==> flow/design.v <==
`timescale 1ns/1ns
module mux2x1( a, b, out, sel );
    input a, b, sel;
    output out;
    assign out = sel ? a : b;
endmodule
module mux2( sel, a, b, out );
    parameter bitwidth = 32 ;
    input  sel; 
    input  [bitwidth-1:0] a, b;
    output [bitwidth-1:0] out;
    assign out = sel ? a : b;
endmodule
module mux3( sel, a, b, c, out );
    parameter bitwidth = 32 ;
    input  [1:0]  sel; 
    input  [bitwidth-1:0] a, b, c;
    output [bitwidth-1:0] out;
    assign out = sel == 0 ? a : sel == 1 ? b : c;
endmodule
module add32(a, b, result);
    input  [31:0] a, b;
    output [31:0] result;
    assign result = a + b;
endmodule
module sign_extend( immed_in, ext_immed_out );
	input  [15:0] immed_in;
	output [31:0] ext_immed_out;
	assign ext_immed_out = { { 16{immed_in[15]} }, immed_in };
endmodule
module reg32(clk, rst, d_in, d_out );
    input  clk, rst;
    input  [31:0] d_in;
    output reg [31:0] d_out;
    always @(posedge clk) begin
        if (rst)
            d_out <= 32'b0;
      else 
            d_out <= d_in;
    end
endmodule
module ALU_Slice( a, b, cin, cout, inv, ctl, out );
    input a, b, cin, inv;
    input [2:0] ctl;
    output cout, out;
    wire and_out, or_out, fa_out;
    wire bx, e1, e2, e3;
    parameter ALU_add = 3'b010;
    parameter ALU_sub = 3'b110;
    parameter ALU_and = 3'b000;
    parameter ALU_or = 3'b001;
    parameter ALU_slt = 3'b111;
    and (and_out, a, b);
    or (or_out, a, b);
    xor (bx, b, inv);
    xor (e1, a, bx);
    and (e2, a, bx);
    and (e3, e1, cin);
    or (cout, e2, e3);
    xor (fa_out, e1, cin);
    assign out = ctl[1] ? fa_out : (ctl[0] ? or_out : and_out);
endmodule
`timescale 1ns/1ns
module Shifter( a, b, result );
    input [31:0] a, b;
    output [31:0] result;     
    wire[31:0] w[0:5];
    assign w[0] = a;
    genvar i, j;
    for( i = 0 ; i < 5 ; i = i + 1 ) begin
        for( j = 2**i-1 ; j >= 0 ; j = j - 1 )  
            mux2x1 mux( .a(1'b0), .b(w[i][j]), .out(w[i+1][j]), .sel(b[i]) );
        for( j = 2**i ; j < 32 ; j = j + 1 )
            mux2x1 mux( .a(w[i][j-2**i]), .b(w[i][j]), .out(w[i+1][j]), .sel(b[i]) );
    end
    assign result = w[5] ;  
endmodule
module ALU( ctl, a, b, result, zero );
    input [2:0]   ctl ;
    input [31:0]  a, b ;
    output [31:0] result ;
    output zero ;
    wire [31:0] c, ALUOut, ShifterOut;
    wire inv;
    parameter ALU_sll = 3'b011;
    parameter ALU_add = 3'b010;
    parameter ALU_sub = 3'b110;
    parameter ALU_and = 3'b000;
    parameter ALU_or = 3'b001;
    parameter ALU_slt = 3'b111;
    assign inv = (ctl == ALU_sub || ctl == ALU_slt);
    genvar i;
    ALU_Slice slice( .a(a[0]), .b(b[0]), .cin(inv), .cout(c[0]), .ctl(ctl), .out(ALUOut[0]), .inv(inv) );
    for(i = 1 ; i<32 ; i=i+1)
        ALU_Slice slice( .a(a[i]), .b(b[i]), .cin(c[i-1]), .cout(c[i]), .ctl(ctl), .out(ALUOut[i]), .inv(inv) );
    Shifter shifter( .a(a), .b(b), .result(ShifterOut) );
    assign result = ( ctl == ALU_sll ? ShifterOut :
                      ctl == ALU_slt ? {31'b0, ALUOut[31]} : ALUOut); 
    assign zero = (result == 32'b0);
endmodule
module alu_ctl(ALUOp, Funct, ALUOperation, DIVU, ALUSEL);
    input  [1:0] ALUOp;
    input  [5:0] Funct;
    output reg DIVU;
    output reg [1:0] ALUSEL;
    output reg [2:0] ALUOperation;
    parameter F_sll = 6'd0;
    parameter F_mfhi = 6'd10;
    parameter F_mflo = 6'd12;
    parameter F_divu = 6'd27;
    parameter F_add = 6'd32;
    parameter F_sub = 6'd34;
    parameter F_and = 6'd36;
    parameter F_or = 6'd37;
    parameter F_slt = 6'd42;
    parameter ALU_sll = 3'b011;
    parameter ALU_add = 3'b010;
    parameter ALU_sub = 3'b110;
    parameter ALU_and = 3'b000;
    parameter ALU_or = 3'b001;
    parameter ALU_slt = 3'b111;
    always @(*) begin
        ALUSEL = 2;
        DIVU = 1'b0;
        ALUOperation = ALU_and;
        case (ALUOp)
        2'b00 : ALUOperation = ALU_add;
        2'b01 : ALUOperation = ALU_sub;
        2'b11 : ALUOperation = ALU_or ;
        2'b10 : case (Funct)
                F_sll : ALUOperation = ALU_sll;
                F_add : ALUOperation = ALU_add;
                F_sub : ALUOperation = ALU_sub;
                F_and : ALUOperation = ALU_and;
                F_or : ALUOperation = ALU_or;
                F_slt : ALUOperation = ALU_slt;
                F_divu: DIVU = 1;
                F_mfhi: ALUSEL = 0;
                F_mflo: ALUSEL = 1;
                default : ALUOperation = ALU_and;
                endcase
        default ALUOperation = ALU_and;
        endcase
    end
endmodule
module control( opcode, RegDst, ALUSrc, MemtoReg, RegWrite, 
                MemRead, MemWrite, Branch, Jump, ALUOp, bne);
    input  [5:0] opcode;
    output reg RegDst, ALUSrc, MemtoReg, RegWrite, MemRead, MemWrite, Branch, Jump, bne;
    output reg [1:0] ALUOp;
    parameter R_FORMAT = 6'd0;
    parameter LW = 6'd35;
    parameter SW = 6'd43;
    parameter BEQ = 6'd4;
    parameter BNE = 6'd5;    
    parameter ORI = 6'd13;
	parameter J = 6'd2;
	parameter NOP = 6'd63;
    always @(*) begin
        case ( opcode )
            R_FORMAT : 
            begin
                RegDst = 1'b1; ALUSrc = 1'b0; MemtoReg = 1'b0; RegWrite = 1'b1; MemRead = 1'b0; 
                MemWrite = 1'b0; Branch = 1'b0; Jump = 1'b0; ALUOp = 2'b10; bne = 1'd0 ;
            end
            LW :
            begin
                RegDst = 1'b0; ALUSrc = 1'b1; MemtoReg = 1'b1; RegWrite = 1'b1; MemRead = 1'b1; 
                MemWrite = 1'b0; Branch = 1'b0; Jump = 1'b0; ALUOp = 2'b00; bne = 1'd0 ;
            end
            SW :
            begin
                RegDst = 1'b0; ALUSrc = 1'b1; MemtoReg = 1'b0; RegWrite = 1'b0; MemRead = 1'b0; 
                MemWrite = 1'b1; Branch = 1'b0; Jump = 1'b0; ALUOp = 2'b00; bne = 1'd0;
            end
            ORI :
            begin
                RegDst = 1'b0; ALUSrc = 1'b1; MemtoReg = 1'b0; RegWrite = 1'b1; MemRead = 1'b0; 
                MemWrite = 1'b0; Branch = 1'b0; Jump = 1'b0; ALUOp = 2'b11; bne = 1'd0;
            end
            BEQ :
            begin
                RegDst = 1'b0; ALUSrc = 1'b0; MemtoReg = 1'b0; RegWrite = 1'b0; MemRead = 1'b0; 
                MemWrite = 1'b0; Branch = 1'b1; Jump = 1'b0; ALUOp = 2'b01; bne = 1'd0;
            end
            BNE :
            begin
                RegDst = 1'b0; ALUSrc = 1'b0; MemtoReg = 1'b0; RegWrite = 1'b0; MemRead = 1'b0; 
                MemWrite = 1'b0; Branch = 1'b1; Jump = 1'b0; ALUOp = 2'b01; bne = 1'd1 ;
            end
            J :
            begin
                RegDst = 1'b0; ALUSrc = 1'b0; MemtoReg = 1'b0; RegWrite = 1'b0; MemRead = 1'b0; 
                MemWrite = 1'b0; Branch = 1'b0; Jump = 1'b1; ALUOp = 2'b01; bne = 1'd0 ;
            end
            NOP :
            begin
                RegDst=1'b0; ALUSrc=1'b0; MemtoReg=1'b0; RegWrite=1'b0; MemRead=1'b0; 
                MemWrite=1'b0; Branch=1'b0; Jump = 1'b0; ALUOp = 2'b00;  bne = 1'd0 ;
            end
            default
            begin
                RegDst=1'b0; ALUSrc=1'b0; MemtoReg=1'b0; RegWrite=1'b0; MemRead=1'b0; 
                MemWrite=1'b0; Branch=1'b0; Jump = 1'b0; ALUOp = 2'b00;  bne = 1'd0 ;
            end
        endcase
    end
endmodule
module Divider( clk, rst, a, b, result );
    input  clk, rst ;
    input  [31:0] a ;
    input  [31:0] b ;
    output [63:0] result ;
    reg [31:0] REM;
    reg [31:0] QUO;
    reg [31:0] div;
    reg [5:0]  counter;
    wire [32:0] part;
    wire [32:0] diff;
    assign part = {REM, QUO[31]};
    assign diff = part - {1'b0, div};
    always @( posedge clk ) begin
        if ( rst ) begin
            REM <= 32'd0;
            QUO <= a;
            div <= b;
            counter <= 6'd32;
        end
        else if ( counter != 6'd0 ) begin
            if ( part >= {1'b0, div} ) begin
                REM <= diff[31:0];
                QUO <= {QUO[30:0], 1'b1};
            end
            else begin
                REM <= part[31:0];
                QUO <= {QUO[30:0], 1'b0};
            end
            counter <= counter - 6'd1;
        end
    end
    assign result = {REM, QUO};
endmodule
module HiLo( clk, DivAns, HiOut, LoOut );
    input clk ;
    input [63:0] DivAns ;
    output [31:0] HiOut, LoOut ;
    reg [63:0] REM;
    always@( posedge clk )
        REM <= DivAns;
    assign HiOut = REM[63:32];
    assign LoOut = REM[31:0];
endmodule
module Hazard( clk, rst, stay, instr, instr_out );
    input clk, rst;
    input [31:0] instr;
    output [31:0] instr_out;
    output stay;
    reg [5:0] counter;
    reg [5:0] bubbles;
    wire [5:0] opcode;
    wire [5:0] funct;
    wire issue;
    assign opcode = instr[31:26];
    assign funct = instr[5:0];
    parameter instr_NOP = 32'hFC000000;
    always @(*) begin
        if (opcode == 6'd2 || opcode == 6'd4 || opcode == 6'd5)       
            bubbles = 6'd3;
        else if (opcode == 6'd0 && funct == 6'd27)                   
            bubbles = 6'd34;
        else if (opcode == 6'd0 || opcode == 6'd35 || opcode == 6'd13)  
            bubbles = 6'd3;
        else
            bubbles = 6'd0;
    end
    assign issue = (counter == 6'd0);
    assign instr_out = issue ? instr : instr_NOP;
    assign stay = ~issue;
    always @(posedge clk) begin
        if (rst)
            counter <= 6'd0;
        else if (issue)
            counter <= bubbles;
        else
            counter <= counter - 6'd1;
    end
endmodule
module reg_file(clk, RegWrite, RN1, RN2, WN, WD, RD1, RD2);
    input  clk, RegWrite;
    input  [4:0] RN1, RN2, WN;
    input  [31:0] WD;
    output [31:0] RD1, RD2; 
    wire[4:0] RN1, RN2;
    reg [31:0] RD1, RD2;
    reg [31:0] file_array[31:1];
    always @(*) begin
      RD1 = (RN1 == 5'd0) ? 32'd0 : file_array[RN1];
    end
    always @(*) begin
      RD2 = (RN2 == 5'd0) ? 32'd0 : file_array[RN2];
    end
    always @(posedge clk)
        if(RegWrite && WN != 0)
            file_array[WN] <= WD;
endmodule 
module reg_IF_ID( clk, rst, pc_incr, instr, pc_incr_out, instr_out );  
	input   clk, rst ;
	input  [31:0] pc_incr, instr;
    output reg [31:0] pc_incr_out, instr_out;
	always @(posedge clk)begin
		if (rst) begin
			pc_incr_out <= 32'd0;
			instr_out <= 32'd0;
		end
		else begin
			pc_incr_out <= pc_incr;
			instr_out <= instr;
		end
	end
endmodule
module reg_ID_EX( opcode, clk, rst, RegDst, ALUSrc, ALUOp, MemRead, MemWrite, Branch, MemtoReg, RegWrite, bne,
                  rfile_rd1, rfile_rd2, ext_immed, rt, rd, pc_incr,
                   opcode_out, RegDst_out, ALUSrc_out, ALUOp_out, MemRead_out, MemWrite_out, Branch_out, MemtoReg_out,RegWrite_out, bne_out,
                  rfile_rd1_out , rfile_rd2_out, ext_immed_out, rt_out, rd_out, pc_incr_out );
  input clk, rst, RegDst, ALUSrc, MemRead, MemWrite, Branch, MemtoReg, RegWrite, bne;
  input [1:0]  ALUOp;
  input [4:0]  rt, rd ;
  input [31:0] ext_immed, rfile_rd1, rfile_rd2, pc_incr ;  
  input[5:0] opcode;
  output reg [5:0] opcode_out;
  output reg RegDst_out, ALUSrc_out, MemRead_out, MemWrite_out, Branch_out, MemtoReg_out, RegWrite_out, bne_out;  
  output reg [1:0]  ALUOp_out;
  output reg [4:0] rt_out, rd_out ;
  output reg [31:0] ext_immed_out, rfile_rd1_out, rfile_rd2_out, pc_incr_out ;
    always @(posedge clk) begin
		if (rst) begin
			pc_incr_out <= 32'd0;
      opcode_out <= 6'd0;
            RegDst_out <= RegDst;
            ALUSrc_out <= 0;
            ALUOp_out <= 2'd0;
            MemWrite_out <=0;
            Branch_out <= 0;
            MemRead_out <= 0;
            MemtoReg_out <= 0;
            RegWrite_out <= 0;
            ext_immed_out <= 32;
            rt_out <= 5'd0;
            rd_out <= 5'd0;
            rfile_rd1_out <= 32'd0;
            rfile_rd2_out <= 32'd0;
            bne_out <= 1'd0;
		end
        else begin
  opcode_out <= opcode;
            RegDst_out <= RegDst;
            ALUSrc_out <= ALUSrc;
            ALUOp_out <= ALUOp;
            MemRead_out <= MemRead;
            MemWrite_out <= MemWrite;
            Branch_out <= Branch;
            MemtoReg_out <= MemtoReg;
            RegWrite_out <= RegWrite;
            ext_immed_out <= ext_immed;
            rt_out <= rt;
            rd_out <= rd;
            rfile_rd1_out <= rfile_rd1;
            rfile_rd2_out <= rfile_rd2;
            pc_incr_out <= pc_incr;  
            bne_out <= bne;
        end
	end
endmodule
module reg_EX_MEM( opcode, funct, clk,reset, 
                   RW, MtoR, MR, MW, Branch, bne,  
                   ext_immed, zero, aluANS, rd2, WN,b_tgt,   
                   opcode_out, funct_out, RW_out, MtoR_out, MR_out, MW_out, Branch_out, bne_out,  
                   ext_immed_out, zero_out, aluANS_out, rd2_out, WN_out, b_tgt_out );  
	input  clk,reset, bne;
	input RW, MtoR, MR, MW, Branch ;
  input[31:0] ext_immed, aluANS, rd2, b_tgt ;
  input[4:0] WN;
  input[5:0] funct, opcode ;
	input zero;
  output reg [5:0] funct_out, opcode_out ;
	output  RW_out, MtoR_out, MR_out, MW_out, Branch_out, bne_out;
    output[31:0] ext_immed_out, aluANS_out, rd2_out, b_tgt_out ;
    output[4:0] WN_out;
	output zero_out;
	reg  RW_out, MtoR_out, MR_out, MW_out, Branch_out;
	reg[31:0] ext_immed_out, aluANS_out, rd2_out, b_tgt_out;
  reg[4:0] WN_out;
  reg zero_out, bne_out ;  
    always @( posedge clk ) begin  
        opcode_out <= 5'd0;
        if(reset) begin
      funct_out <= 5'd0;
			ext_immed_out <=32'd0;
			zero_out <=1'd0;
			aluANS_out <=32'd0;
			rd2_out <=32'd0;
			WN_out <=5'd0;
			RW_out <=1'd0;
			MtoR_out <=1'd0;
			MR_out <=1'd0;
			MW_out <=1'd0;
            Branch_out <= 32'd0;
            bne_out <= 1'd0;
            b_tgt_out <= 1'd0;
		end
		else begin
      opcode_out <= opcode;
      funct_out <= funct;
			ext_immed_out<= ext_immed;
			zero_out<=zero;
			aluANS_out<=aluANS;
			rd2_out<=rd2;
			WN_out<=WN;
			RW_out<=RW;
			MtoR_out<=MtoR;
			MR_out<=MR;
			MW_out<=MW;
			Branch_out<=Branch;
            bne_out <= bne;
            b_tgt_out <= b_tgt;
		end
	end
endmodule
module reg_MEM_WB( opcode, funct, clk, rst, regWrite, memtoReg, dataMemrd, ALU_result, WN,
                   opcode_out, funct_out, regWrite_out, memtoReg_out, dataMemrd_out, ALU_result_out, WN_out) ;
    input clk, rst, regWrite, memtoReg ;
    input [4:0] WN;
    input [31:0] dataMemrd, ALU_result; 
  input[5:0] funct, opcode;
    output regWrite_out, memtoReg_out ;
    output [4:0] WN_out ;
    output [31:0] dataMemrd_out, ALU_result_out ;
  output reg [5:0] funct_out, opcode_out;
    reg  regWrite_out, memtoReg_out ;
    reg [4:0] WN_out ;
    reg [31:0] dataMemrd_out, ALU_result_out ;
    always@(posedge clk )begin
        if ( rst ) begin
          opcode_out <= 5'd0;
          funct_out <= 5'd0;
            regWrite_out <= 0;
            memtoReg_out <= 0; 
            dataMemrd_out <= 32'd0;
            ALU_result_out <= 32'd0;
            WN_out <= 5'd0;
        end 
        else begin
          opcode_out <= opcode;
            funct_out <= funct;
            regWrite_out <= regWrite;
            memtoReg_out <= memtoReg;
            dataMemrd_out <= dataMemrd;
            ALU_result_out <= ALU_result;
            WN_out <= WN;
        end
    end  
endmodule
    module mips_pipeline(clk, rst, imem_addr, imem_rdata, dmem_addr, dmem_wdata, dmem_we, dmem_rdata);
    input clk, rst;
    output [31:0] imem_addr;
    input  [31:0] imem_rdata;
    output [31:0] dmem_addr, dmem_wdata;
    output dmem_we;
    input  [31:0] dmem_rdata;
    wire [31:0] pc, pc_incr, ID_pc_incr, pc_next, dmem_rdata_w, jump_addr, branch_addr, wd;
    wire [31:0] instr, ID_instr, IF_instr;
    wire [31:0] alu_b, b_tgt, EX_b_tgt;
    wire RegWrite, Branch, PCSrc, RegDst, MemtoReg, MemRead, MemWrite, ALUSrc, Zero, Jump, bne, ID_RegWrite;
    wire [1:0] ALUOp;
    wire [2:0] Operation;
    reg32 PC( .clk(clk), .rst(rst), .d_in(pc_next), .d_out(pc) );
    wire stay;
    wire[31:0] pc_add;
    assign imem_addr = pc;
    assign IF_instr = imem_rdata;
    Hazard hazard( .clk(clk), .rst(rst), .stay(stay), .instr(IF_instr), .instr_out(instr) );
    add32 PCADD( .a(pc), .b(32'd4), .result(pc_incr) );  
    mux2 #(32) STMUX( .sel(stay), .a(pc), .b(pc_incr), .out(pc_add) );
    mux2 #(32) PCMUX( .sel(PCSrc), .a(b_tgt), .b(pc_add), .out(branch_addr) );
    mux2 #(32) JMUX( .sel(Jump), .a(jump_addr), .b(branch_addr), .out(pc_next) );
      reg_IF_ID REG_IF_ID( .clk(clk), .rst(rst), .pc_incr(pc_incr), .instr(instr), .pc_incr_out(ID_pc_incr),   .instr_out(ID_instr));
    wire [1:0] EX_ALUOp;
    wire [5:0] opcode;
    wire [4:0] rs, rt, rd, wn;
    wire [15:0] immed;
    wire [25:0] jumpoffset;
    wire [31:0] ext_immed, EX_pc_incr, EX_instr;
    wire [31:0] rd1, rd2;
    wire ID_MemWrite, EX_RegDst, EX_ALUSrc, EX_MemRead, EX_MemWrite, EX_Branch, EX_MemtoReg, EX_RegWrite;
    assign opcode = ID_instr[31:26];
    assign rs = ID_instr[25:21];
    assign rt = ID_instr[20:16];
    assign rd = ID_instr[15:11];
    assign immed = ID_instr[15:0];
    assign jumpoffset = ID_instr[25:0];
    assign jump_addr = { ID_pc_incr[31:28], jumpoffset, 2'b00 };
    sign_extend SignExtend( .immed_in(immed), .ext_immed_out(ext_immed) );
	reg_file RegFile( .clk(clk), .RegWrite(RegWrite), .RN1(rs), .RN2(rt), .WN(wn), 
					  .WD(wd), .RD1(rd1), .RD2(rd2) );
    control CTL(.opcode(opcode), .RegDst(RegDst), .ALUSrc(ALUSrc), .MemtoReg(MemtoReg), 
                .RegWrite(ID_RegWrite), .MemRead(MemRead), .MemWrite(ID_MemWrite), .Branch(Branch), 
              .Jump(Jump), .ALUOp(ALUOp), .bne(bne));
      wire [5:0] EX_opcode;
    wire EX_bne;
    wire [4:0]  EX_wn, EX_rd, EX_rt;
    wire [31:0] EX_ext_immed, EX_rd1, EX_rd2;
      reg_ID_EX REG_ID_EX(.opcode(opcode), .clk(clk), .rst(rst), .RegDst(RegDst), .ALUSrc(ALUSrc), .ALUOp(ALUOp), .MemRead(MemRead), .MemWrite(ID_MemWrite), .Branch(Branch), .MemtoReg(MemtoReg), .RegWrite(ID_RegWrite), .bne(bne), .rfile_rd1(rd1), .rfile_rd2(rd2), .ext_immed(ext_immed), .rt(rt), .rd(rd), .pc_incr(ID_pc_incr),
                         .opcode_out(EX_opcode),.RegDst_out(EX_RegDst), .ALUSrc_out(EX_ALUSrc), .ALUOp_out(EX_ALUOp), 
                         .MemRead_out(EX_MemRead), .MemWrite_out(EX_MemWrite), .Branch_out(EX_Branch),     
                         .MemtoReg_out(EX_MemtoReg),.RegWrite_out(EX_RegWrite), 
                        .bne_out(EX_bne) , .rfile_rd1_out(EX_rd1), .rfile_rd2_out(EX_rd2),   .ext_immed_out(EX_ext_immed), 
                         .rt_out(EX_rt), .rd_out(EX_rd), .pc_incr_out(EX_pc_incr) );
    wire MEM_zero, MEM_bne, DIVU ;
    wire [1:0] ALUSEL;
    wire [5:0] MEM_funct, funct, MEM_opcode;
    wire [4:0] MEM_shamt, shamt, MEM_wn;
    wire [31:0] MEM_ext_immed, MEM_pc_incr, MEM_instr;  
    wire [31:0] MEM_rd1, MEM_rd2, MEM_aluANS, MEM_result ;  
    wire MEM_RegDst, MEM_ALUSrc, MEM_MemRead, MEM_MemWrite, MEM_Branch, MEM_MemtoReg;
    wire [63:0] div_out ;
    wire [31:0] hi, lo, alu_out;
    wire [31:0] result, b_offset; 
    assign funct = EX_ext_immed[5:0]; 
    assign shamt = EX_ext_immed[10:6];
    assign b_offset = EX_ext_immed << 2;  
      add32 BRADD( .a(EX_pc_incr), .b(b_offset), .result(EX_b_tgt) ); 
    mux2 #(32) ALUMUX( .sel(EX_ALUSrc), .a(EX_ext_immed), .b(EX_rd2), .out(alu_b) );  
    alu_ctl ALUCTL( .ALUOp(EX_ALUOp), .Funct(funct), .ALUOperation(Operation), .DIVU(DIVU), .ALUSEL(ALUSEL) );  
    Divider divider( .clk(clk), .rst(DIVU), .a(EX_rd1), .b(EX_rd2), .result(div_out) );
    HiLo HILO( .clk(clk), .DivAns(div_out), .HiOut(hi), .LoOut(lo) );
      ALU alu( .ctl(Operation), .a(EX_rd1), .b(alu_b), .result(alu_out), .zero(Zero)); 
      mux3 ALURMUX( .sel(ALUSEL), .a(hi), .b(lo), .c(alu_out), .out(result) );     
      mux2 #(5)  RFMUX( .sel(EX_RegDst), .a(EX_rd), .b(EX_rt), .out(EX_wn) );  
      reg_EX_MEM REG_EX_MEM( .opcode(EX_opcode), .funct(funct),  .clk (clk) , .reset(rst), .RW(EX_RegWrite), .MtoR(EX_MemtoReg), .MR(EX_MemRead), .MW(EX_MemWrite),.Branch(EX_Branch), .bne(EX_bne), .ext_immed(EX_ext_immed), .zero(Zero), .rd2(EX_rd2), .WN(EX_wn), .aluANS(result), .b_tgt(EX_b_tgt), 
                            .opcode_out(MEM_opcode), .funct_out(MEM_funct), .RW_out(MEM_RegWrite), .MtoR_out(MEM_MemtoReg), .MR_out(MEM_MemRead), .MW_out(MEM_MemWrite), .Branch_out(MEM_Branch), .bne_out(MEM_bne),                       .ext_immed_out(MEM_ext_immed), .zero_out(MEM_zero), .aluANS_out(MEM_result), .rd2_out(MEM_rd2), .WN_out(MEM_wn), .b_tgt_out(b_tgt) ) ;
    wire[5:0]  WB_opcode;
    wire[31:0] WB_dataMemrd, WB_result;
    wire WB_Branch, WB_MemtoReg, MEM_cmp;
    wire [4:0] MUX;
      wire [5:0] WB_funct;
    xor (MEM_cmp, MEM_bne, MEM_zero);
    and BRAND(PCSrc, MEM_cmp, MEM_Branch);
      assign dmem_addr = MEM_result;
      assign dmem_wdata = MEM_rd2;
      assign dmem_we = MEM_MemWrite;
      assign dmem_rdata_w = dmem_rdata;
      reg_MEM_WB REG_MEM_WB( .opcode(MEM_opcode), .funct(MEM_funct), .clk(clk), .rst(rst), .regWrite(MEM_RegWrite), .memtoReg(MEM_MemtoReg), .dataMemrd(dmem_rdata_w), .ALU_result(MEM_result), .WN(MEM_wn), .opcode_out(WB_opcode), .funct_out(WB_funct), .regWrite_out(RegWrite), .memtoReg_out(WB_MemtoReg), .dataMemrd_out(WB_dataMemrd), .ALU_result_out(WB_result), .WN_out(wn) ) ;
    mux2 #(32) WRMUX(  .sel(WB_MemtoReg), .a(WB_dataMemrd), .b(WB_result), .out(wd) );  
endmodule
; Reports on mips_pipeline
; Tool output for the design above before and after an edit, in the order of the flow.
; "orig" refers to lines of the RTL above, "edited" to lines of the edited file.
; "change": "edited" minus "orig" as printed here. "rel_change_pct": 100 x difference / "orig".
; Operators: Yosys type, input widths -> output width; for muxes data width and select width s.
; Cell names lack the library's common part.
; The mark - stands for no value.
[inputs]
top = mips_pipeline
clk_port = clk
cell_library = sky130hd
corner = tt_025C_1v80

; The edit
; Unified diff, file above to edited file.
; This change comes from a script, not from a designer. The edited design behaves differently; no optimisation was intended.
; begin of diff
@@ -95,5 +95,5 @@
         ALU_Slice slice( .a(a[i]), .b(b[i]), .cin(c[i-1]), .cout(c[i]), .ctl(ctl), .out(ALUOut[i]), .inv(inv) );
     Shifter shifter( .a(a), .b(b), .result(ShifterOut) );
-    assign result = ( ctl == ALU_sll ? ShifterOut :
+    assign result = ( ctl >= ALU_sll ? ShifterOut :
                       ctl == ALU_slt ? {31'b0, ALUOut[31]} : ALUOut); 
     assign zero = (result == 32'b0);
; end of diff

; After elaboration
; Counts by Yosys on the flattened word-level netlist (proc, flatten, opt, wreduce; memories kept). Print and check cells are left out. Cells with the same type and inputs are merged into one.
; Yosys's memory passes give these memory sizes; they may raise the number of words (mostly to a power of two), join words into wider ones and drop unused or constant bits.
[op_classes]
columns = element, orig, edited, change, rel_change_pct
row1 = n_addsub, 5, 5, 0, 0.00
row2 = n_cmp, 1, 2, 1, 100.00
row3 = equal, 26, 25, -1, -3.85
row4 = mux, 261, 261, 0, 0.00
row5 = logic, 256, 256, 0, 0.00
row6 = n_reduce_logical, 30, 30, 0, 0.00
[op_table]
columns = op, orig, edited, change, rel_change_pct
row1 = $eq 3x2->1 const B, 1, 0, -1, -100.00
row2 = $ge 3x2->1 const B, 0, 1, 1, -
; Unchanged operator kinds not shown: 39.
[word_totals]
columns = element, orig, edited, change, rel_change_pct
row1 = ff_bits, 513, 513, 0, 0.00
row2 = ram_bits, 992, 992, 0, 0.00
row3 = clocked_rd_ports_x_width, 64, 64, 0, 0.00
row4 = n_memories, 1, 1, 0, 0.00
[memory_table]
columns = element, orig, edited
row1 = mem_shapes, RegFile.file_array 31x32 r2 w1, RegFile.file_array 31x32 r2 w1

; Logic depth
; Longest topological path by Yosys (ltp), each cell counted once; first at word level (registers and memories cut), then after technology mapping (sequential cells cut; the memories' decode and read muxes count).
[depth]
columns = element, orig, edited, change, rel_change_pct
row1 = word_depth, 75, 75, 0, 0.00
row2 = abc_area, 0, 0, -, -
row3 = mapped_depth, 44, 43, -1, -2.27
row4 = depth_no_buf, 41, 40, -1, -2.44

; After synthesis
; Source: synth_stat.txt of the flow (Yosys; design flattened, memories mapped). It holds for the ABC_AREA given above (unset counts as 0); a run with the other value may have another netlist.
[mapped]
columns = element, orig, edited, change, rel_change_pct
row1 = cell_count, 5253, 5035, -218, -4.15
row2 = synth_area_um2, 71506.1, 71702.5, 196.4, 0.27
row3 = seq_area_um2, 41900.2, 41900.2, 0.0, 0.00
row4 = flip_flops, 1565, 1565, 0, 0.00
[by_type]
columns = cell_type, orig, edited, change, rel_change_pct
row1 = mux4_2, 406, 509, 103, 25.37
row2 = a21oi_1, 293, 223, -70, -23.89
row3 = mux2i_1, 364, 298, -66, -18.13
row4 = o21ai_0, 181, 121, -60, -33.15
row5 = nor2_1, 490, 434, -56, -11.43
row6 = o211ai_1, 87, 49, -38, -43.68
row7 = a221oi_1, 75, 38, -37, -49.33
row8 = clkbuf_1, 262, 231, -31, -11.83
row9 = a22oi_1, 69, 38, -31, -44.93
row10 = nand2_1, 344, 314, -30, -8.72
row11 = nand3_1, 56, 82, 26, 46.43
row12 = buf_2, 17, 41, 24, 141.18
row13 = or3_1, 9, 33, 24, 266.67
row14 = and3_1, 27, 48, 21, 77.78
row15 = and2_1, 33, 14, -19, -57.58
row16 = buf_1, 71, 55, -16, -22.54
row17 = a31oi_1, 9, 22, 13, 144.44
row18 = xor2_1, 54, 42, -12, -22.22
; Unchanged cell types not shown: 16.
; The list need not be complete.
; The figures by module come from a second, unflattened synthesis with its own total; it is not the netlist above.
[hier_totals]
columns = element, orig, edited, change, rel_change_pct
row1 = hier_cells, 5865, 5794, -71, -1.21
row2 = hier_area_um2, 80661.1, 80516.0, -145.1, -0.18
; Rows give one instance, submodules left out.
[by_module_orig]
columns = mod, n_inst, cells, area_um2
row1 = reg_file, 1, 2601, 46500.8
row2 = Divider, 1, 600, 5994.5
row3 = reg_ID_EX, 1, 324, 4164.0
row4 = reg_EX_MEM, 1, 320, 4093.9
row5 = add32, 2, 271, 1861.8
row6 = mux2 #(bitwidth=32), 5, 36, 544.3
row7 = mux2x1, 160, 1, 15.0
row8 = reg_MEM_WB, 1, 175, 2275.9
row9 = ALU_Slice, 32, 9, 62.6
row10 = reg_IF_ID, 1, 135, 1918.1
row11 = HiLo, 1, 64, 1281.2
row12 = reg32, 1, 67, 863.3
row13 = mux3, 1, 107, 714.4
row14 = ALU, 1, 131, 708.2
; orig: Modules not listed: 7.
[by_module_edited]
columns = mod, n_inst, cells, area_um2
row1 = reg_file, 1, 2601, 46500.8
row2 = Divider, 1, 600, 5994.5
row3 = reg_ID_EX, 1, 324, 4164.0
row4 = reg_EX_MEM, 1, 320, 4093.9
row5 = add32, 2, 271, 1861.8
row6 = mux2 #(bitwidth=32), 5, 36, 544.3
row7 = mux2x1, 160, 1, 15.0
row8 = reg_MEM_WB, 1, 175, 2275.9
row9 = ALU_Slice, 32, 9, 62.6
row10 = reg_IF_ID, 1, 135, 1918.1
row11 = HiLo, 1, 64, 1281.2
row12 = reg32, 1, 67, 863.3
row13 = mux3, 1, 107, 714.4
row14 = Hazard, 1, 77, 615.6
; edited: Modules not listed: 7.

; Path before layout
; OpenSTA on the mapped netlist: ideal clock, no wires. The path of least setup slack (recovery checks aside). Input and output delay are each 20% of the period. Register names are those of the netlist, which keeps one name where synthesis merged equal registers.
[synth_path]
columns = element, orig, edited, change, rel_change_pct
row1 = path_type, register -> register, register -> register, -, -
row2 = startpoint, register REG_ID_EX.ext_immed_out[0], register REG_ID_EX.ext_immed_out[0], -, -
row3 = endpoint, register REG_EX_MEM.zero_out, register REG_EX_MEM.zero_out, -, -
row4 = period_ns, 15.0, 15.0, 0.0, 0.00
row5 = setup_ns, 0.061, 0.088, 0.027, -
row6 = t_first_pin_ns, 0.000, 0.000, 0.000, -
row7 = t_arrival_ns, 15.593, 15.204, -0.389, -2.49
row8 = t_required_ns, 14.939, 14.912, -0.027, -0.18
row9 = slack_ns, -0.654, -0.291, 0.363, -
row10 = path_delay_ns, 15.654, 15.292, -0.362, -2.31
row11 = stages, 43, 43, 0, 0.00
row12 = period_less_setup_slack_ns, 15.654, 15.291, -0.363, -2.32
; "path_delay_ns" is the arrival time less input delay plus setup time.
; "stages" counts driving pins, that of a launching flip-flop among them; a cell with two outputs on the path counts twice.
; "period_less_setup_slack_ns" = period - worst setup slack (recovery checks aside). The figure is calculated, with input and output delays left at 20% of the set period.
; Between the ends stands the longest chain of elaborated cells between them, by number of cells; it is not shown to be the way that was timed. Of several equally long chains one is given.
; Each line given opens the expression or statement behind the cell; cells for indexed reads and writes are added by Yosys, which also makes memories of some case tables.
[synth_between_orig]
cell_sequence = dfxtp_1 buf_2 nor4b_2 a31oi_1 clkbuf_1 o21ai_0 fa_1 fa_1 fa_1 fa_1 fa_1 fa_1 fa_1 fa_1 fa_1 fa_1 fa_1 fa_1 [... 7 more ...] fa_1 fa_1 fa_1 fa_1 fa_1 fa_1 fa_1 fa_1 fa_1 fa_1 fa_1 xor2_1 o221ai_1 a21boi_0 a2111oi_0 nand4_1 nor4_1 and4_1
elab_chain_cells = 74
cells_between = 430
classes_between = 7 x eq/ne; 229 x mux; 191 x logic; 3 x reduce/logical
[synth_lines_orig]
columns = element, line_no
row1 = "start, declared", 334  ; output reg [31:0] ext_immed_out, rfile_rd1_out, rfile_rd2_out, pc_incr_out ;
row2 = "start, assigned", 347  ; ext_immed_out <= 32;
row3 = "start, assigned", 364  ; ext_immed_out <= ext_immed;
row4 = $eq 6x6->1, 130  ; 2'b10 : case (Funct)
row5 = $pmux 3 s5, 130
row6 = $pmux 3 s4, 126  ; case (ALUOp)
row7 = $eq 3x3->1, 91  ; assign inv = (ctl == ALU_sub || ctl == ALU_slt);
row8 = $logic_or 1x1->1, 91
row9 = $xor 1x1->1, 55  ; xor (bx, b, inv);
row10 = $xor 1x1->1, 56  ; xor (e1, a, bx);
row11 = [... 60 more ...], -
row12 = $and 1x1->1, 58  ; and (e3, e1, cin);
row13 = $or 1x1->1, 59  ; or (cout, e2, e3);
row14 = $xor 1x1->1, 60  ; xor (fa_out, e1, cin);
row15 = $mux 1, 61  ; assign out = ctl[1] ? fa_out : (ctl[0] ? or_out : and_out);
row16 = $mux 32, 98  ; ctl == ALU_slt ? {31'b0, ALUOut[31]} : ALUOut);
row17 = $mux 32, 97  ; assign result = ( ctl == ALU_sll ? ShifterOut :
row18 = $logic_not 32->1, 99  ; assign zero = (result == 32'b0);
row19 = "end, assigned", 399  ; zero_out <=1'd0;
row20 = "end, assigned", 415  ; zero_out<=zero;
row21 = "end, declared", 389  ; output zero_out;
[synth_between_edited]
cell_sequence = dfxtp_1 buf_2 nor4b_1 a31oi_1 clkbuf_1 o21ai_0 fa_1 fa_1 fa_1 fa_1 fa_1 fa_1 fa_1 fa_1 fa_1 fa_1 fa_1 fa_1 [... 7 more ...] fa_1 fa_1 fa_1 fa_1 fa_1 fa_1 fa_1 fa_1 fa_1 fa_1 fa_1 a31oi_1 a311oi_1 a21oi_1 o221ai_1 nor4_1 nand4bb_1 nor4_2
elab_chain_cells = 74
cells_between = 430
classes_between = 1 x compare; 6 x eq/ne; 229 x mux; 191 x logic; 3 x reduce/logical
[synth_lines_edited]
columns = element, line_no
row1 = "start, declared", 334  ; output reg [31:0] ext_immed_out, rfile_rd1_out, rfile_rd2_out, pc_incr_out ;
row2 = "start, assigned", 347  ; ext_immed_out <= 32;
row3 = "start, assigned", 364  ; ext_immed_out <= ext_immed;
row4 = $eq 6x6->1, 130  ; 2'b10 : case (Funct)
row5 = $pmux 3 s5, 130
row6 = $pmux 3 s4, 126  ; case (ALUOp)
row7 = $eq 3x3->1, 91  ; assign inv = (ctl == ALU_sub || ctl == ALU_slt);
row8 = $logic_or 1x1->1, 91
row9 = $xor 1x1->1, 55  ; xor (bx, b, inv);
row10 = $xor 1x1->1, 56  ; xor (e1, a, bx);
row11 = [... 60 more ...], -
row12 = $and 1x1->1, 58  ; and (e3, e1, cin);
row13 = $or 1x1->1, 59  ; or (cout, e2, e3);
row14 = $xor 1x1->1, 60  ; xor (fa_out, e1, cin);
row15 = $mux 1, 61  ; assign out = ctl[1] ? fa_out : (ctl[0] ? or_out : and_out);
row16 = $mux 32, 98  ; ctl == ALU_slt ? {31'b0, ALUOut[31]} : ALUOut);
row17 = $mux 32, 97  ; assign result = ( ctl >= ALU_sll ? ShifterOut :
row18 = $logic_not 32->1, 99  ; assign zero = (result == 32'b0);
row19 = "end, assigned", 399  ; zero_out <=1'd0;
row20 = "end, assigned", 415  ; zero_out<=zero;
row21 = "end, declared", 389  ; output zero_out;

; Worst path after layout
; Path of least setup slack in the final report of the runs of pair A (OpenROAD, finished layout, wires in). Where an end is a register, its clock arrival counts in the times.
[layout_path]
columns = element, orig, edited, change, rel_change_pct
row1 = path_type, register -> register, register -> register, -, -
row2 = startpoint, register REG_ID_EX.ext_immed_out[4], register REG_ID_EX.ALUOp_out, -, -
row3 = endpoint, register REG_EX_MEM.zero_out, register REG_EX_MEM.zero_out, -, -
row4 = period_ns, 14.6, 14.6, 0.0, 0.00
row5 = setup_ns, 0.05, 0.09, 0.04, -
row6 = t_first_pin_ns, 0.83, 0.82, -0.01, -1.20
row7 = t_arrival_ns, 14.94, 14.81, -0.13, -0.87
row8 = t_required_ns, 15.37, 15.32, -0.05, -0.33
row9 = slack_ns, 0.44, 0.51, 0.07, -
row10 = stages, 42, 44, 2, 4.76
; An end named without its bit number is one bit of that signal or, where synthesis recoded a state register, one of its new flip-flops.
; Between the ends stands the longest chain of elaborated cells between them, by number of cells; it is not shown to be the way that was timed. Of several equally long chains one is given.
[layout_between_orig]
cell_sequence = dfxtp_1 nor4b_4 a31oi_4 xnor2_1 fa_2 fa_2 fa_2 fa_2 fa_2 fa_2 fa_2 fa_1 fa_2 fa_2 fa_2 fa_2 fa_2 fa_2 [... 6 more ...] fa_2 fa_2 fa_2 fa_2 fa_2 fa_2 fa_2 fa_2 fa_2 fa_2 buf_4 xor2_4 o31ai_1 a221oi_2 o311ai_2 nor3_1 buf_4 and4_1
elab_chain_cells = 74
cells_between = 302
classes_between = 7 x eq/ne; 101 x mux; 191 x logic; 3 x reduce/logical
[layout_lines_orig]
columns = element, line_no
row1 = "start, declared", 334  ; output reg [31:0] ext_immed_out, rfile_rd1_out, rfile_rd2_out, pc_incr_out ;
row2 = "start, assigned", 347  ; ext_immed_out <= 32;
row3 = "start, assigned", 364  ; ext_immed_out <= ext_immed;
row4 = $eq 6x6->1, 130  ; 2'b10 : case (Funct)
row5 = $pmux 3 s5, 130
row6 = $pmux 3 s4, 126  ; case (ALUOp)
row7 = $eq 3x3->1, 91  ; assign inv = (ctl == ALU_sub || ctl == ALU_slt);
row8 = $logic_or 1x1->1, 91
row9 = $xor 1x1->1, 55  ; xor (bx, b, inv);
row10 = $xor 1x1->1, 56  ; xor (e1, a, bx);
row11 = [... 60 more ...], -
row12 = $and 1x1->1, 58  ; and (e3, e1, cin);
row13 = $or 1x1->1, 59  ; or (cout, e2, e3);
row14 = $xor 1x1->1, 60  ; xor (fa_out, e1, cin);
row15 = $mux 1, 61  ; assign out = ctl[1] ? fa_out : (ctl[0] ? or_out : and_out);
row16 = $mux 32, 98  ; ctl == ALU_slt ? {31'b0, ALUOut[31]} : ALUOut);
row17 = $mux 32, 97  ; assign result = ( ctl == ALU_sll ? ShifterOut :
row18 = $logic_not 32->1, 99  ; assign zero = (result == 32'b0);
row19 = "end, assigned", 399  ; zero_out <=1'd0;
row20 = "end, assigned", 415  ; zero_out<=zero;
row21 = "end, declared", 389  ; output zero_out;
[layout_between_edited]
cell_sequence = dfxtp_1 nor4b_2 buf_4 a31oi_4 buf_4 o21ai_0 fa_2 fa_2 fa_2 fa_2 fa_2 fa_2 fa_2 fa_2 fa_1 fa_1 fa_2 fa_2 [... 8 more ...] fa_2 fa_2 fa_2 fa_2 fa_2 fa_2 fa_2 fa_2 fa_2 fa_1 a31oi_1 a311oi_1 a21oi_1 o221ai_2 nor4_2 buf_4 nand4bb_1 nor4_2
[layout_lines_edited]
columns = element, line_no
row1 = "start, declared", 332  ; output reg [1:0]  ALUOp_out;
row2 = "start, assigned", 341  ; ALUOp_out <= 2'd0;
row3 = "start, assigned", 358  ; ALUOp_out <= ALUOp;
row4 = "end, assigned", 399  ; zero_out <=1'd0;
row5 = "end, assigned", 415  ; zero_out<=zero;
row6 = "end, declared", 389  ; output zero_out;
; edited: Chain of elaborated cells between the ends: none given.

; Flow runs
; Runs of the flow (Yosys, OpenROAD) on both versions; the two runs of a pair have the same settings. The constraints put input and output delay at 20% of the set period each and load the outputs with 0.01 pF.
[flow_settings_pair_A]
CORE_UTILIZATION = 40
PLACE_DENSITY = 0.6
period_ns = 14.6
CAP_MARGIN = 20
CORE_MARGIN = 2
SLEW_MARGIN = 20
[measured_pair_A]
columns = element, orig, edited, change, rel_change_pct
row1 = synthesis_area_um2, 71506.1, 71702.5, 196.4, 0.27
row2 = die_area_um2, 182163.0, 182658.0, 495.0, 0.27
row3 = final_stdcell_area_um2, 81713.4, 81663.3, -50.1, -0.06
row4 = finish.utilization_frac, 0.459, 0.458, -0.001, -
row5 = fin_ws_ns, 0.435, 0.512, 0.077, -
row6 = timing.setup.tns_ns, 0.000, 0.000, 0.000, -
row7 = fin_hold_ws_ns, 0.371, 0.361, -0.010, -
row8 = final_power_uw, 14067, 13472, -595, -4.23
row9 = period_reached_ns, 14.165, 14.088, -0.077, -0.54
[flow_settings_pair_B]
CORE_MARGIN = 10
CORE_UTILIZATION = 52
CTS_CLUSTER_SIZE = 86
GPL_TIMING_DRIVEN = 1
MAX_ROUTING_LAYER = met4
PLACE_DENSITY_LB_ADDON = 0.14
SETUP_SLACK_MARGIN = -0.57
period_ns = 8.22
CAP_MARGIN = 20
SLEW_MARGIN = 20
[measured_pair_B]
columns = element, orig, edited, change, rel_change_pct
row1 = synthesis_area_um2, 71506.1, 71702.5, 196.4, 0.27
row2 = die_area_um2, 152744.0, 153143.0, 399.0, 0.26
row3 = final_stdcell_area_um2, 81486.9, 81260.4, -226.5, -0.28
row4 = finish.utilization_frac, 0.595, 0.592, -0.003, -
row5 = fin_ws_ns, -4.825, -4.811, 0.014, -
row6 = timing.setup.tns_ns, -43.110, -41.254, 1.856, -
row7 = fin_hold_ws_ns, 0.363, 0.366, 0.003, -
row8 = final_power_uw, 25193, 23880, -1313, -5.21
row9 = period_reached_ns, 13.045, 13.031, -0.014, -0.11
; "period_reached_ns": clock period set for the run, less the worst setup slack. It is reckoned from that one timing run; input and output delays stay at 20% of the period that was set.
; "final_power_uw": no workload was simulated; the value follows from the tool's default switching activity.
